==> flow/design.v <==
module ALU(
    clk,
    rst_n,
    valid,
    ready,
    mode,
    in_A,
    in_B,
    out
);
    input         clk, rst_n;
    input         valid;
    input  [1:0]  mode;  
    output        ready;
    input  [31:0] in_A, in_B;
    output [63:0] out;
    parameter IDLE = 3'd0;
    parameter MUL  = 3'd1;
    parameter DIV  = 3'd2;
    parameter AND = 3'd3;
    parameter OR = 3'd4;
    parameter OUT  = 3'd5;
    reg  [ 2:0] state, state_nxt;
    reg  [ 4:0] counter, counter_nxt;
    reg  [63:0] shreg, shreg_nxt;
    reg  [31:0] alu_in, alu_in_nxt;
    reg  [32:0] alu_out;
    reg         ready;
    assign out = shreg;
    always @(*) begin
        if(state==OUT) ready = 1;
        else ready = 0;
    end
    always @(*) begin
        case(state)
            IDLE: begin
                if(!valid)                state_nxt = IDLE;
                else if(valid && mode==0) state_nxt = MUL;
                else if(valid && mode==1) state_nxt = DIV;
                else if(valid && mode==2) state_nxt = AND;
                else                      state_nxt = OR;
            end
            MUL : state_nxt = (counter==31) ? OUT : MUL;
            DIV : state_nxt = (counter==31) ? OUT : DIV;
            AND : state_nxt = OUT;
            OR  : state_nxt = OUT;
            OUT : state_nxt = IDLE;
            default : state_nxt = IDLE;
        endcase
    end
    always @(*) begin
        if(state==MUL && counter<31) begin
            counter_nxt = counter + 1;
        end
        else if(state==DIV && counter<31) begin
            counter_nxt = counter + 1;
        end
        else begin
            counter_nxt = 0;
        end
    end
    always @(*) begin
        case(state)
            IDLE: begin
                if (valid) begin
                    alu_in_nxt = in_B;
                end
                else begin
                    alu_in_nxt = 0;
                end
            end
            OUT : begin
                alu_in_nxt = 0;
            end
            default: begin
                alu_in_nxt = alu_in;
            end
        endcase
    end
    always @(*) begin
        case(state)
            IDLE: alu_out = 0;
            MUL : begin
                if(shreg[0]==1)
                    alu_out = alu_in + shreg[63:32];
                else
                    alu_out = shreg[63:32];
            end
            DIV : begin
                if(shreg[62:31]>=alu_in) begin
                    alu_out = shreg[62:31] - alu_in;
                end
                else begin 
                    alu_out = shreg[62:31];
                end
            end
            AND : alu_out = shreg[31:0] & alu_in;
            OR  : alu_out = shreg[31:0] | alu_in;
            OUT : alu_out = 0;
            default : alu_out = 0;
        endcase
    end
    always @(*) begin
        case(state)
            IDLE: begin
                if (valid) begin
                    shreg_nxt[31:0] = in_A;
                    shreg_nxt[63:32] = 32'b0;
                end
                else begin
                    shreg_nxt[31:0] = 0;
                    shreg_nxt[63:32] = 32'b0;
                end
            end
            MUL : begin
                shreg_nxt = {alu_out, shreg[31:1]};
            end
            DIV : begin
                shreg_nxt = {alu_out[31:0], shreg[30:0], (shreg[62:31]>=alu_in)};
            end
            AND : shreg_nxt = {31'b0, alu_out};
            OR  : shreg_nxt = {31'b0, alu_out};
            OUT :  
            shreg_nxt = shreg;
            default :  
            shreg_nxt = shreg;
        endcase
    end
    always @(posedge clk or negedge rst_n) begin
        if (!rst_n) begin
            state <= IDLE;
            counter <= 0;
            shreg <= 0;
            alu_in <= 0;
        end
        else begin
            state <= state_nxt;
            counter <= counter_nxt;
            shreg <= shreg_nxt;
            alu_in <= alu_in_nxt;
        end
    end
endmodule
* Step by step through the tools: ALU *
Tool output for the design above, in the order of the flow.
Lines are those of the file above, counted from 1.
Operators: Yosys type, input widths -> output width; for muxes data width and select width s.
Cell names lack the library's common part.
A cell with -- has no value.

inputs
  design top = ALU
  clock port = clk
  library = sky130hd
  library corner = tt_025C_1v80

* Word level *
Yosys after proc, flatten, opt, wreduce and memory -nomap, before mapping. Memory bits, and registers merged into a memory's read port (data or address), are not among the register bits. Print and check cells are not counted. Equal cells are merged and count once.

word-level totals
  flip-flop bits (word level) = 104
  latch bits = 0
  bits in writable memories = 0
  bits in read-only memories = 0
  clocked read ports x word width = 0
  memories kept = 0
  cells after elaboration = 46

cells by class
  add/subtract/negate cells = 3
  $mul = 0
  div/mod/pow operators = 0
  $lt $le $gt $ge = 2
  equality and inequality tests = 8
  shifts and indexed selects = 0
  multiplexer cells = 17
  bitwise gates (word level) = 2
  reductions and logical operators = 10

operator list
  kind                 number
  $pmux 64 s4          1
  $pmux 33 s3          1
  $mux 33              2
  $pmux 32 s2          1
  $mux 32              2
  $add 32x32->33       1
  $sub 32x32->33       1
  $ge 32x32->1         1
  $and 32x32->32       1
  $or 32x32->32        1
  $mux 3               6
  $pmux 3 s4           1
  $mux 5               2
  $eq 3x2->1 const B   2
  $eq 3x3->1 const B   2
  $logic_and 1x1->1    5
  $add 5x1->5 const B  1
  $lt 5x5->1 const B   1
  $eq 5x5->1 const B   1
  $reduce_bool 4->1    1
  $eq 3x1->1 const B   1
  $logic_not 3->1      1
  $eq 2x1->1 const B   1
  $eq 2x2->1 const B   1
  $logic_not 2->1      1
  $reduce_bool 2->1    1
  $reduce_or 2->1      1
  $mux 1               1

* Logic depth *
Depth = most cells in a row (Yosys ltp): at word level without a register or memory, in the mapped netlist without a sequential cell, where the memories' decode and read muxes count.

depth
  depth in word-level cells = 7
  ABC_AREA = 0
  depth in mapped cells = 15

* Mapped cells and area *
Source: synth_stat.txt of the flow (Yosys; design flattened, memories mapped). It holds for the ABC_AREA given above (unset counts as 0); a run with the other value may have another netlist.

mapped netlist
  cells in the netlist = 1267
  synthesis area = 9950.8 um^2
  mapped flip-flops = 107
  buffer cells = 75

cell types
  cell type  number  area in all (um^2)
  dfrtp_1    106     2.65E+03
  ha_1       66      825.792
  o21ai_0    124     620.595
  a21oi_1    105     525.504
  nand2_1    122     457.939
  nand3_1    73      365.35
  nor2_1     95      356.592
  a22o_1     34      297.786
  a21o_1     35      262.752
  xnor2_1    30      262.752
  a222oi_1   25      250.24
  clkbuf_1   63      236.477
  inv_1      60      225.216
  a221o_1    18      180.173
  xor2_1     19      166.41
  mux2i_1    15      150.144
  a31oi_1    22      137.632
  a211oi_1   18      135.13

Other cell types: 67; their cells: 237.

* Timing after synthesis *
Path of least setup slack by OpenSTA after synthesis, without wires, with an ideal clock, recovery checks aside; 20% of the period is set as input and as output delay. Where synthesis merged equal registers, the netlist keeps one of their names.

path after synthesis
  kind = reg2reg
  from = reg shreg[50]
  to = reg shreg[42]
  clock period = 8.0 ns
  library setup time = 0.124 ns
  data arrival time = 3.015 ns
  data required time = 7.876 ns
  setup slack = 4.861 ns
  path delay = 3.139 ns
  driving pins on the path = 14
  synthesis period reached = 3.139 ns

"path delay" = arrival - input delay + setup time.
"driving pins on the path": output pins that drive a net of the path, with the launching flip-flop's if there is one; two outputs of one cell count as two.
"synthesis period reached" is the clock period less the worst setup slack; recovery checks do not enter. This is arithmetic on one report: input and output delays are still those of the set period (20% each).
Between the ends stands the longest chain of elaborated cells between them, by number of cells; it is not shown to be the way that was timed. Of several equally long chains one is given.
A line is the first line of the expression or statement that the cell stems from. Yosys adds cells for indexed reads and writes and turns some case tables into memories.

between the ends, after synthesis
  path through = dfrtp_1 > ha_1 > buf_2 > and3_2 > nand2_2 > or4_4 > o21ai_4 > a31o_2 > o21a_4 > buf_6 > mux2_1 > a211o_1 > o211ai_1 > nand2_1
  length of the longest elaborated chain = 4
  elaborated cells on any way between the ends = 4
  classes of those cells = compare: 1; mux: 3

RTL lines, path after synthesis
  item             line  source
  start, declared  25    reg  [63:0] shreg, shreg_nxt;
  start, assigned  133   shreg <= 0;
  start, assigned  139   shreg <= shreg_nxt;
  $ge 32x32->1     90    if(shreg[62:31]>=alu_in) begin
  $mux 33          90
  $pmux 33 s3      81    case(state)
  $pmux 64 s4      104   case(state)
  end, assigned    133
  end, assigned    139
  end, declared    25

* Path in the finished layout *
Path of least setup slack in the final report of entry A (OpenROAD, finished layout, wires in). Where an end is a register, its clock arrival counts in the times.

path post-layout
  kind = reg2reg
  from = reg shreg[50]
  to = reg shreg[42]
  clock period = 2.64 ns
  library setup time = 0.11 ns
  data arrival time = 3.44 ns
  data required time = 2.90 ns
  setup slack = -0.54 ns
  driving pins on the path = 13

Between the ends stands the longest chain of elaborated cells between them, by number of cells; it is not shown to be the way that was timed. Of several equally long chains one is given.

between the ends, post-layout
  path through = dfrtp_2 > ha_4 > and3_4 > nand2_4 > or4_4 > o21ai_4 > or2_4 > buf_6 > o21a_4 > mux2_4 > a211o_1 > o211ai_1 > nand2_1
  length of the longest elaborated chain = 4
  elaborated cells on any way between the ends = 4
  classes of those cells = compare: 1; mux: 3

RTL lines, path post-layout
  item             line  source
  start, declared  25    reg  [63:0] shreg, shreg_nxt;
  start, assigned  133   shreg <= 0;
  start, assigned  139   shreg <= shreg_nxt;
  $ge 32x32->1     90    if(shreg[62:31]>=alu_in) begin
  $mux 33          90
  $pmux 33 s3      81    case(state)
  $pmux 64 s4      104   case(state)
  end, assigned    133
  end, assigned    139
  end, declared    25

Subject: ALU on sky130hd, stored results

Hello all,

Flow measurements of ALU on sky130hd: 6 stored runs with different settings, listed in no order. Input and output delays are each 20% of the period that was set; the output load is 0.01 pF.
"achieved period" is the run's clock period less its worst setup slack. It is reckoned from that one timing run; input and output delays stay at 20% of the period that was set.
"worst path time" means the part of the period allowed to the worst setup path (the constraints hold back 20% at inputs and 20% at outputs) less its slack; where the path has registers, the arrival times of their clocks count too.
"total power after layout" rests on the timing tool's default activity at the inputs, not on a simulated workload.
Among the settings, - means not set for that run.
Among the results, - means that no value is shown for the run.

name                                       entry A  entry B  entry C  entry D  entry E  entry F
CORE_UTILIZATION                           40       18       20       52       52       20
period_ns                                  2.64     2.36     4.58     5.47     2.36     4.58
CAP_MARGIN                                 20       20       30       10       10       30
CORE_MARGIN                                2        10       2        10       10       2
SLEW_MARGIN                                20       20       25       30       20       25
CELL_PAD_IN_SITES_DETAIL_PLACEMENT         -        1        1        0        0        1
CELL_PAD_IN_SITES_GLOBAL_PLACEMENT         -        3        1        1        1        1
SETUP_SLACK_MARGIN                         -        0.61     -        -        -        -
ABC_AREA                                   -        -        1        1        1        -
CTS_CLUSTER_DIAMETER                       -        -        55       -        -        303
GPL_TIMING_DRIVEN                          -        -        0        0        -        1
MAX_ROUTING_LAYER                          -        -        met4     met5     -        met4
PLACE_DENSITY                              -        -        0.81     -        -        0.81
TNS_END_PERCENT                            -        -        85       -        -        85
CTS_CLUSTER_SIZE                           -        -        -        39       62       -
HOLD_SLACK_MARGIN                          -        -        -        -0.04    -0.04    -
MIN_ROUTING_LAYER                          -        -        -        met2     met2     -
PLACE_DENSITY_LB_ADDON                     -        -        -        0.27     -        -
total negative slack on setup checks (ns)  -26.295  -43.350  0.000    -        -        0.000
achieved period (ns)                       3.177    3.238    3.381    -        -        3.847
total power after layout (uW)              24501    31974    10386    -        -        9977
utilization of the finished layout (%)     63.8     32.2     24.8     -        -        25.2
standard-cell area after routing (um^2)    15564.9  17675.7  13973.4  -        -        12351.8
full die area (um^2)                       26155.0  65086.2  58714.1  -        -        51554.0
setup slack of the worst path (ns)         -0.537   -0.878   1.199    -        -        0.733
area of the synthesized netlist (um^2)     9950.8   9950.8   11358.4  -        -        9950.8
worst path time (ns)                       3.18     3.24     3.38     -        -        3.85
critical path type                         reg2reg  reg2reg  reg2reg  -        -        reg2reg

Entry D: incomplete, routing halted on GRT-0116
Entry E: incomplete, routing halted on GRT-0232

Thanks
